==> flow/design.v <==
module convolve #(parameter KERNEL_SIZE = 9,
                  parameter DATA_WIDTH  = 8,
                  parameter KDATA_WIDTH = 8,
                  parameter ACTIVATION  = "RELU")
(
   input  logic                   clk,
   input  logic                   rst,
   input  logic                   en_convolve,
   input  logic [0:KERNEL_SIZE-1] [DATA_WIDTH-1:0] image,
   input  logic [0:KERNEL_SIZE-1][KDATA_WIDTH-1:0] kernel,  
   output logic  [DATA_WIDTH-1:0] feature_map,
   output logic                   feature_out
);
function [DATA_WIDTH-1:0] activation;
   input [DATA_WIDTH+KDATA_WIDTH+$clog2(KERNEL_SIZE)-1:0] weighted_inputs;
   begin
      case(ACTIVATION)
         "RELU": begin
            if (weighted_inputs[DATA_WIDTH+KDATA_WIDTH+$clog2(KERNEL_SIZE)-1]) activation = 0;  
            else activation = weighted_inputs[DATA_WIDTH+KDATA_WIDTH-2-1:KDATA_WIDTH-2];      
         end
         "SIGNUM": begin
            if (weighted_inputs[DATA_WIDTH+KDATA_WIDTH+$clog2(KERNEL_SIZE)-1]) activation = 0;  
            else activation = {DATA_WIDTH{1'b1}};
         end
         default: activation = 'h0;
      endcase
   end
endfunction
function [KDATA_WIDTH-1:0] twos_compl;
   input [KDATA_WIDTH-1:0] kernel;
   twos_compl = (~kernel) + 1;
endfunction
logic en_convolve_q;
logic [0:KERNEL_SIZE-1][DATA_WIDTH+KDATA_WIDTH-1:0] feat_mult_c;
logic [0:KERNEL_SIZE-1][DATA_WIDTH+KDATA_WIDTH-1:0] feat_mult_q;
logic [DATA_WIDTH+KDATA_WIDTH+$clog2(KERNEL_SIZE)-1:0] feature_map_c;
logic [0:KERNEL_SIZE-1][KDATA_WIDTH-1:0] kernel_abs;
always_comb begin
   for (int i=0;i<KERNEL_SIZE; i=i+1) begin
      kernel_abs[i] = kernel[i][KDATA_WIDTH-1] ? twos_compl(kernel[i]) : kernel[i];  
   end
end
always_comb begin
   feat_mult_c = 'h0;
   for (int i=0; i<KERNEL_SIZE; i=i+1) begin
      feat_mult_c[i][DATA_WIDTH+KDATA_WIDTH-1]     = kernel[i][KDATA_WIDTH-1];                 
      feat_mult_c[i][DATA_WIDTH+KDATA_WIDTH-2:0]   = image[i]*kernel_abs[i][KDATA_WIDTH-2:0];  
   end
end
always_comb begin
   feature_map_c = 'h0;
   for (int i=0; i<KERNEL_SIZE; i=i+1) begin
      feature_map_c = feat_mult_q[i][DATA_WIDTH+KDATA_WIDTH-1] ? feature_map_c - feat_mult_q[i][DATA_WIDTH+KDATA_WIDTH-2:0]:  
                                                                 feature_map_c + feat_mult_q[i][DATA_WIDTH+KDATA_WIDTH-2:0];   
   end
end
always_ff@(posedge clk) begin
   en_convolve_q <= en_convolve;
end
always_ff@(posedge clk, negedge rst) begin
   if (~rst) begin
      feat_mult_q <= 'h0;
      feature_map <= 'h0;
      feature_out <= 1'b0;
   end
   else begin
      if (en_convolve) begin
         feat_mult_q <= feat_mult_c;
      end
      if (en_convolve_q) begin
         feature_map <= activation(feature_map_c);  
         feature_out <= 1'b1;
      end else begin
         feature_map <= 'h0;
         feature_out <= 1'b0;
      end
   end
end
endmodule
module conv_layer # (parameter KERNEL_SIZE = 3,
                     parameter IMGCOL      = 8,
                     parameter IMGROW      = 8,
                     parameter DATA_WIDTH  = 8,
                     parameter KDATA_WIDTH = 8,
                     parameter ACTIVATION  = "RELU")
(
   input  logic                   clk,
   input  logic                   rst,
   input  logic [0:IMGROW-1][0:IMGCOL-1][DATA_WIDTH-1:0]  image,
   input  logic [0:KERNEL_SIZE-1][0:KERNEL_SIZE-1][KDATA_WIDTH-1:0] kernel,   
   output logic [0:IMGROW-KERNEL_SIZE][0:IMGCOL-KERNEL_SIZE][DATA_WIDTH-1:0]  conv_out,
   output logic                   layer_done_out
);
localparam PAD_SIZE = (KERNEL_SIZE-1)/2;
logic [0:KERNEL_SIZE*KERNEL_SIZE-1][DATA_WIDTH-1:0]  img_window;
logic [0:KERNEL_SIZE*KERNEL_SIZE-1][KDATA_WIDTH-1:0] ker_window;
logic [$clog2(IMGCOL)-1:0] col;
logic [$clog2(IMGROW+1)-1:0] row;
logic [$clog2(IMGCOL-KERNEL_SIZE):0] out_col;
logic [$clog2(IMGROW-KERNEL_SIZE):0] out_row;
logic en_convolve, layer_conv_done, feature_out;
logic [DATA_WIDTH-1:0]  activated_feature;
always_ff@(posedge clk or negedge rst) begin
   if (~rst) begin
      row <= 'h0;
      col <= 'h0;
      layer_conv_done <= 1'b0;
   end
   else begin
      if (row == IMGROW) begin
         row <= 'h0;
         col <= 'h0;
         layer_conv_done <= 1'b1;
      end else if (col==IMGCOL-1) begin
         row <= row+'h1;
         col <= 'h0;
      end else begin
         col <= col+'h1;
         layer_conv_done <= 1'b0;
      end
   end
end
assign layer_done_out = layer_conv_done;
always_comb begin
   for (int i=0; i<KERNEL_SIZE; i=i+1) begin  
      for (int j=0; j<KERNEL_SIZE; j=j+1) begin   
         ker_window[i*KERNEL_SIZE+j] = kernel[i][j];
      end
   end
end
always_ff@(posedge clk or negedge rst) begin
   if (~rst) begin
      img_window  <= 'h0;
      en_convolve <= 1'b0;
   end else begin
      if (row>PAD_SIZE-1 && row<IMGROW-PAD_SIZE &&   
          col>PAD_SIZE-1 && col<IMGCOL-PAD_SIZE)    
      begin
         en_convolve <= 1'b1;
         for (int i=0; i<KERNEL_SIZE; i=i+1) begin  
            for (int j=0; j<KERNEL_SIZE; j=j+1) begin   
               img_window[i*KERNEL_SIZE+j] <= image[row-PAD_SIZE+i][col-PAD_SIZE+j];
            end
         end
      end else begin
         en_convolve <= 1'b0;
         img_window  <= 'h0;
      end
   end
end
convolve #(
   .KERNEL_SIZE (KERNEL_SIZE*KERNEL_SIZE),
   .DATA_WIDTH  (DATA_WIDTH),
   .KDATA_WIDTH (KDATA_WIDTH),
   .ACTIVATION  (ACTIVATION)
) u_convolve (
   .clk          (clk),
   .rst          (rst),
   .en_convolve  (en_convolve),
   .image        (img_window),
   .kernel       (ker_window),
   .feature_map  (activated_feature),
   .feature_out  (feature_out)
);
always_ff@(posedge clk or negedge rst) begin
   if (~rst) begin
      out_row <= 'h0;
      out_col <= 'h0;
   end
   else if (feature_out || layer_conv_done) begin
      if (out_row == IMGROW-KERNEL_SIZE+1 || layer_conv_done) begin
         out_row <= 'h0;
         out_col <= 'h0;
      end else if (out_col==IMGCOL-KERNEL_SIZE) begin
         out_row <= out_row+'h1;
         out_col <= 'h0;
      end else begin
         out_col <= out_col+'h1;
      end
   end
end
always_ff@(posedge clk or negedge rst) begin
   if (~rst) begin
      conv_out <= 'h0;
   end else if (out_row <= IMGROW-KERNEL_SIZE && out_col <= IMGCOL-KERNEL_SIZE) begin
      conv_out[out_row][out_col] <= activated_feature;
   end
end
endmodule
module conv_top (
   input  logic         clk,
   input  logic         rst,
   input  logic [511:0] image,
   input  logic [71:0]  kernel,
   output logic [287:0] conv_out,
   output logic         layer_done_out
);
logic [0:7][0:7][7:0] image_a;
logic [0:2][0:2][7:0] kernel_a;
logic [0:5][0:5][7:0] conv_out_a;
always_comb begin
   for (int r=0; r<8; r++)
      for (int c=0; c<8; c++)
         image_a[r][c] = image[(r*8+c)*8 +: 8];
   for (int i=0; i<3; i++)
      for (int j=0; j<3; j++)
         kernel_a[i][j] = kernel[(i*3+j)*8 +: 8];
   for (int r=0; r<6; r++)
      for (int c=0; c<6; c++)
         conv_out[(r*6+c)*8 +: 8] = conv_out_a[r][c];
end
conv_layer #(
   .KERNEL_SIZE (3),
   .IMGCOL      (8),
   .IMGROW      (8),
   .DATA_WIDTH  (8),
   .KDATA_WIDTH (8),
   .ACTIVATION  ("RELU")
) u_conv_layer (
   .clk            (clk),
   .rst            (rst),
   .image          (image_a),
   .kernel         (kernel_a),
   .conv_out       (conv_out_a),
   .layer_done_out (layer_done_out)
);
endmodule
; ---- From RTL to reports: conv_top
; Tool output for the design above, in the order of the flow.
; Line numbers count from 1 in the design file above.
; Library cell names are shortened.
; Not given: -
[inputs]
top = conv_top
clock = clk
lib = sky130hd
corner = tt_025C_1v80

; ---- Word-level counts
; Counts by Yosys on the flattened word-level netlist (proc, flatten, opt, wreduce; memories kept). Register bits leave out memories and registers merged into their read ports (data or address). Print and check cells are left out. Cells with the same type and inputs are merged into one.
[word_totals]
reg_bits = 531
inputBits = 586
elab_cells = 161
out_inout_bits = 289
[op_classes]
shifts = 11
n_cmp = 6
n_mux = 41
n_eq = 5
reduce_and_logical = 9
n_logic = 12
addsub = 55
multipliers = 10
[ops]
columns = op, count
row1 = 512-bit by 32-bit variable part select with 8-bit output, 9
row2 = 8-bit by 7-bit multiplier with 15-bit output, 9
row3 = 32-bit adder, 10
row4 = 288-bit bitwise AND, 1
row5 = 288-bit bitwise OR, 1
row6 = 288-bit NOT, 1
row7 = 8-bit by 33-bit variable shift with 288-bit output, 1
row8 = 8-bit by 33-bit variable shift with 288-bit output with constant A, 1
row9 = 20-bit two-way mux, 9
row10 = 20-bit by 15-bit adder with 20-bit output, 8
row11 = 20-bit by 15-bit subtractor with 20-bit output, 8
row12 = 8-bit two-way mux, 11
row13 = 3-bit by 29-bit subtractor with 29-bit output with constant A, 3
row14 = 3-bit by 26-bit subtractor with 26-bit output with constant A, 3
row15 = 32-bit by 2-bit multiplier with 28-bit output with constant B, 1
row16 = 7-bit by 1-bit adder with 7-bit output with constant B, 9
row17 = 7-bit NOT, 9
row18 = 7-bit two-way mux, 9
row19 = 32-bit negation with 33-bit output, 1
row20 = 29-bit by 1-bit adder with 29-bit output with constant B, 1
row21 = 29-bit by 2-bit adder with 29-bit output with constant B, 1
row22 = 26-bit by 1-bit adder with 26-bit output with constant B, 1
row23 = 26-bit by 2-bit adder with 26-bit output with constant B, 1
row24 = 4-bit two-way mux, 6
row25 = 1-bit by 15-bit subtractor with 16-bit output with constant A, 1
row26 = 4-bit by 1-bit adder with 4-bit output with constant B, 3
row27 = 3-bit by 4-bit subtractor with 5-bit output with constant A, 2
row28 = 4-bit by 3-bit <= comparator with 1-bit output with constant B, 2
; Not listed: further kinds 17, cells in them 27.

; ---- Depth
; Yosys ltp: most cells in a row. Word level: on the elaborated netlist, between registers, memories and ports. Mapped: between sequential cells and ports; inverters and the memories' decode and read muxes count.
[logic_depth]
depth_word = 20
abc_area = 1
ltp_mapped = 62
mapped_depth_nobuf = 62

; ---- After synthesis
; Source: synth_stat.txt of the flow (Yosys; design flattened, memories mapped). It holds for the ABC_AREA given above (unset counts as 0); a run with the other value may have another netlist.
; The area totals of this step are shown rounded.
[types]
columns = type, count, area_total_um2
row1 = dfrtp_1, 530, 1.33E+04
row2 = nand2_1, 2581, 9.69E+03
row3 = ha_1, 529, 6.62E+03
row4 = fa_1, 281, 5.63E+03
row5 = inv_1, 1496, 5.62E+03
row6 = o21ai_0, 936, 4.68E+03
row7 = a21oi_1, 586, 2.93E+03
row8 = nor2_1, 613, 2.3E+03
row9 = xor2_1, 255, 2.23E+03
row10 = nand4_1, 331, 2.07E+03
row11 = clkbuf_1, 395, 1.48E+03
row12 = nand3_1, 292, 1.46E+03
row13 = o211ai_1, 137, 1.03E+03
row14 = xnor2_1, 115, 1.01E+03
row15 = mux2i_1, 59, 590.566
row16 = or2_2, 67, 419.152
row17 = nor3_1, 74, 370.355
row18 = a31oi_1, 51, 319.056
; Not listed: further types 45, cells in them 530.
[mapped]
yosys_area_um2 = 65470
ff_cells = 531
seqArea_um2 = 13280
mapped_cells = 9858
buffers = 467

; ---- Timing after synthesis
; Source: OpenSTA report_checks on the synthesized netlist (no wires, ideal clock, input and output delay 20% of the period each), path of least setup slack; recovery checks are left aside. Register names are those of the netlist, which keeps one name where synthesis merged equal registers.
[synth_timing]
path_kind = register -> register
from = register u_conv_layer.u_convolve.feat_mult_q
to = register u_conv_layer.u_convolve.feature_map[0]
slack_ns = 1.581
period_ns = 11.0
required_ns = 10.921
n_path_buf = 1
arrival_time_ns = 9.340
stages = 55
launch_ns = 0.000
delay_ns = 9.419
setup_time_ns = 0.079
synth_period_reached_ns = 9.419
; "delay_ns" = arrival - input delay + setup time.
; "stages": output pins that drive a net of the path, with the launching flip-flop's if there is one; two outputs of one cell count as two.
; "synth_period_reached_ns" = period - worst setup slack (recovery checks aside). The figure is calculated, with input and output delays left at 20% of the set period.
; An end named without its bit number is one bit of that signal or, where synthesis recoded a state register, one of its new flip-flops.
; The rows between start and end are the longest chain of elaborated cells between them; the timing report does not say that the signal goes this way. Where chains are equally long, one stands for them.
; Each line given opens the expression or statement behind the cell; cells for indexed reads and writes are added by Yosys, which also makes memories of some case tables.
; At most two assigning lines are given for a register; there are more.
[synth_between]
path_cell_list = dfrtp_1 -> clkbuf_1 -> clkinv_1 -> or2_2 -> o21ai_0 -> inv_1 -> ha_1 -> nand3_1 -> nand2_1 -> xor2_1 -> ha_1 -> nand2_1 -> nand2_1 -> a31oi_1 -> o21ai_0 -> xor2_1 -> ha_1 -> a21oi_1 -> (+19 left out) -> nand3_1 -> nand2_1 -> xor2_1 -> ha_1 -> a21oi_1 -> o21ai_0 -> a21oi_1 -> nor2_1 -> o21ai_0 -> nand2_1 -> xor2_1 -> ha_1 -> nand4_1 -> o41ai_1 -> xnor2_1 -> xnor2_1 -> nand3_1 -> a21oi_1
elab_chain_cells = 19
cells_between = 27
lines_between = 4
classes_between = add/sub: 16; mux: 11
[synth_lines]
columns = element, line
row1 = start: declaration, 36  ; logic [0:KERNEL_SIZE-1][DATA_WIDTH+KDATA_WIDTH-1:0] feat_mult_q;
row2 = start: assignment, 63  ; feat_mult_q <= 'h0;
row3 = start: assignment, 69  ; feat_mult_q <= feat_mult_c;
row4 = 20-bit two-way mux, 54  ; feature_map_c = feat_mult_q[i][DATA_WIDTH+KDATA_WIDTH-1] ? feature_map_c - feat_mult_q[i][DATA_WIDTH+KDATA_WID ...
row5 = 20-bit by 15-bit adder with 20-bit output, 55  ; feature_map_c + feat_mult_q[i][DATA_WIDTH+KDATA_WIDTH-2:0];
row6 = 20-bit two-way mux, 54
row7 = 20-bit by 15-bit adder with 20-bit output, 55
row8 = 20-bit two-way mux, 54
row9 = 20-bit by 15-bit adder with 20-bit output, 55
row10 = 20-bit two-way mux, 54
row11 = (+5 left out), -
row12 = 20-bit two-way mux, 54
row13 = 20-bit by 15-bit adder with 20-bit output, 55
row14 = 20-bit two-way mux, 54
row15 = 20-bit by 15-bit adder with 20-bit output, 55
row16 = 20-bit two-way mux, 54
row17 = 8-bit two-way mux, 19  ; if (weighted_inputs[DATA_WIDTH+KDATA_WIDTH+$clog2(KERNEL_SIZE)-1]) activation = 0;
row18 = 8-bit two-way mux, 71  ; if (en_convolve_q) begin
row19 = end: assignment, 72  ; feature_map <= activation(feature_map_c);
row20 = end: assignment, 75  ; feature_map <= 'h0;
row21 = end: declaration, 11  ; output logic  [DATA_WIDTH-1:0] feature_map,

; ---- Timing after layout
; Path of least setup slack in the final report of stored run 1 (OpenROAD, finished layout, wires in). Where an end is a register, its clock arrival counts in the times.
[layout_timing]
path_kind = register -> register
from = register u_conv_layer.u_convolve.feat_mult_q
to = register u_conv_layer.u_convolve.feature_map[0]
required_ns = 10.34
setup_time_ns = 0.07
slack_ns = 0.18
launch_ns = 0.69
period_ns = 9.73
stages = 64
n_path_buf = 25
arrival_time_ns = 10.16
; An end named without its bit number is one bit of that signal or, where synthesis recoded a state register, one of its new flip-flops.
; The rows between start and end are the longest chain of elaborated cells between them; the timing report does not say that the signal goes this way. Where chains are equally long, one stands for them.
; At most two assigning lines are given for a register; there are more.
[layout_between]
path_cell_list = dfrtp_1 -> inv_2 -> ha_4 -> nor2_4 -> xor2_2 -> ha_4 -> a21oi_4 -> nand2_4 -> buf_6 -> a31oi_4 -> xnor2_1 -> ha_1 -> a21oi_2 -> o21ai_2 -> xor2_1 -> ha_1 -> a21oi_2 -> o21ai_2 -> (+28 left out) -> buf_4 -> buf_4 -> buf_4 -> buf_4 -> buf_4 -> buf_4 -> buf_4 -> buf_4 -> buf_4 -> buf_4 -> nand3_1 -> o211ai_1 -> xor2_1 -> xnor2_1 -> nand3_1 -> nand2_1 -> nand2_4 -> a21oi_2
elab_chain_cells = 18
cells_between = 26
lines_between = 4
classes_between = add/sub: 16; mux: 10
[layout_lines]
columns = element, line
row1 = start: declaration, 36  ; logic [0:KERNEL_SIZE-1][DATA_WIDTH+KDATA_WIDTH-1:0] feat_mult_q;
row2 = start: assignment, 63  ; feat_mult_q <= 'h0;
row3 = start: assignment, 69  ; feat_mult_q <= feat_mult_c;
row4 = 20-bit by 15-bit adder with 20-bit output, 55  ; feature_map_c + feat_mult_q[i][DATA_WIDTH+KDATA_WIDTH-2:0];
row5 = 20-bit two-way mux, 54  ; feature_map_c = feat_mult_q[i][DATA_WIDTH+KDATA_WIDTH-1] ? feature_map_c - feat_mult_q[i][DATA_WIDTH+KDATA_WID ...
row6 = 20-bit by 15-bit adder with 20-bit output, 55
row7 = 20-bit two-way mux, 54
row8 = 20-bit by 15-bit adder with 20-bit output, 55
row9 = 20-bit two-way mux, 54
row10 = 20-bit by 15-bit adder with 20-bit output, 55
row11 = (+4 left out), -
row12 = 20-bit two-way mux, 54
row13 = 20-bit by 15-bit adder with 20-bit output, 55
row14 = 20-bit two-way mux, 54
row15 = 20-bit by 15-bit adder with 20-bit output, 55
row16 = 20-bit two-way mux, 54
row17 = 8-bit two-way mux, 19  ; if (weighted_inputs[DATA_WIDTH+KDATA_WIDTH+$clog2(KERNEL_SIZE)-1]) activation = 0;
row18 = 8-bit two-way mux, 71  ; if (en_convolve_q) begin
row19 = end: assignment, 72  ; feature_map <= activation(feature_map_c);
row20 = end: assignment, 75  ; feature_map <= 'h0;
row21 = end: declaration, 11  ; output logic  [DATA_WIDTH-1:0] feature_map,

Appendix: measured runs

Top module conv_top; platform sky130hd; tools Yosys and OpenROAD; 2 stored runs in no particular order. Input and output delays are each 20% of the period that was set; the output load is 0.01 pF.
"timing.achieved_period_ns": clock period set for the run, less the worst setup slack. It is reckoned from that one timing run; input and output delays stay at 20% of the period that was set.
"worst_path_time_ns" is the time allowed to the run's worst setup path (the clock period less input and output delay, where it has them) less its slack. Clock arrival times count: a late capture clock shortens it, a late launch clock lengthens it.
Results are given in rounded form.

# stored run 1
==> flow/run.sh <==
#!/bin/bash
# the make line also repeats the synthesis and layout settings of config.mk as NAME=value (left out here)
make -C /OpenROAD-flow-scripts/flow DESIGN_CONFIG=/design/flow/config.mk WORK_HOME=/design/flow/orfs CLKGATE_MAP_FILE= finish
==> flow/config.mk <==
export PLATFORM = sky130hd
export DESIGN_NAME = conv_top
export DESIGN_NICKNAME = conv_top
export VERILOG_FILES = /design/flow/design.v
export SDC_FILE = /design/flow/constraint.sdc
export NUM_CORES = 4
export LEC_CHECK = 0
export ABC_AREA = 1
export CAP_MARGIN = 10
export CORE_MARGIN = 2
export CORE_UTILIZATION = 34
export CTS_CLUSTER_SIZE = 57
export GPL_ROUTABILITY_DRIVEN = 0
export GPL_TIMING_DRIVEN = 1
export PLACE_DENSITY = 0.39
export SETUP_SLACK_MARGIN = 0.88
export SLEW_MARGIN = 20
==> flow/constraint.sdc <==
create_clock -name core_clock -period 9.73 [get_ports {clk}]
set_input_delay 1.9460 -clock core_clock [delete_from_list [all_inputs] [get_ports {clk}]]
set_output_delay 1.9460 -clock core_clock [all_outputs]
set_load 0.01 [all_outputs]

==> stored run 1: results <==
layout_utilization_frac=0.424
timing.achieved_period_ns=9.553
timing.setup.ws_ns=0.177
synthesis_area_um2=65470
worst_hold_slack_ns=0.479
design_die_area_um2=196100
layout_stdcell_area_um2=81420
worst_path_time_ns=9.55
worstPathKind="register -> register"
fin_tns_ns=0.000

# stored run 2
==> flow/run.sh <==
#!/bin/bash
# the make line also repeats the synthesis and layout settings of config.mk as NAME=value (left out here)
make -C /OpenROAD-flow-scripts/flow DESIGN_CONFIG=/design/flow/config.mk WORK_HOME=/design/flow/orfs CLKGATE_MAP_FILE= finish
==> flow/config.mk <==
export PLATFORM = sky130hd
export DESIGN_NAME = conv_top
export DESIGN_NICKNAME = conv_top
export VERILOG_FILES = /design/flow/design.v
export SDC_FILE = /design/flow/constraint.sdc
export NUM_CORES = 4
export LEC_CHECK = 0
export ABC_AREA = 1
export CAP_MARGIN = 40
export CELL_PAD_IN_SITES_DETAIL_PLACEMENT = 1
export CELL_PAD_IN_SITES_GLOBAL_PLACEMENT = 2
export CORE_ASPECT_RATIO = 0.86
export CORE_MARGIN = 5
export CORE_UTILIZATION = 46
export CTS_CLUSTER_DIAMETER = 124
export CTS_CLUSTER_SIZE = 59
export GPL_ROUTABILITY_DRIVEN = 1
export GPL_TIMING_DRIVEN = 0
export MAX_ROUTING_LAYER = met5
export PLACE_DENSITY_LB_ADDON = 0.18
export SLEW_MARGIN = 40
export TNS_END_PERCENT = 80
==> flow/constraint.sdc <==
create_clock -name core_clock -period 12.3 [get_ports {clk}]
set_input_delay 2.4600 -clock core_clock [delete_from_list [all_inputs] [get_ports {clk}]]
set_output_delay 2.4600 -clock core_clock [all_outputs]
set_load 0.01 [all_outputs]

==> stored run 2: results <==
outcome="no results, placement failed with FLW-0024"
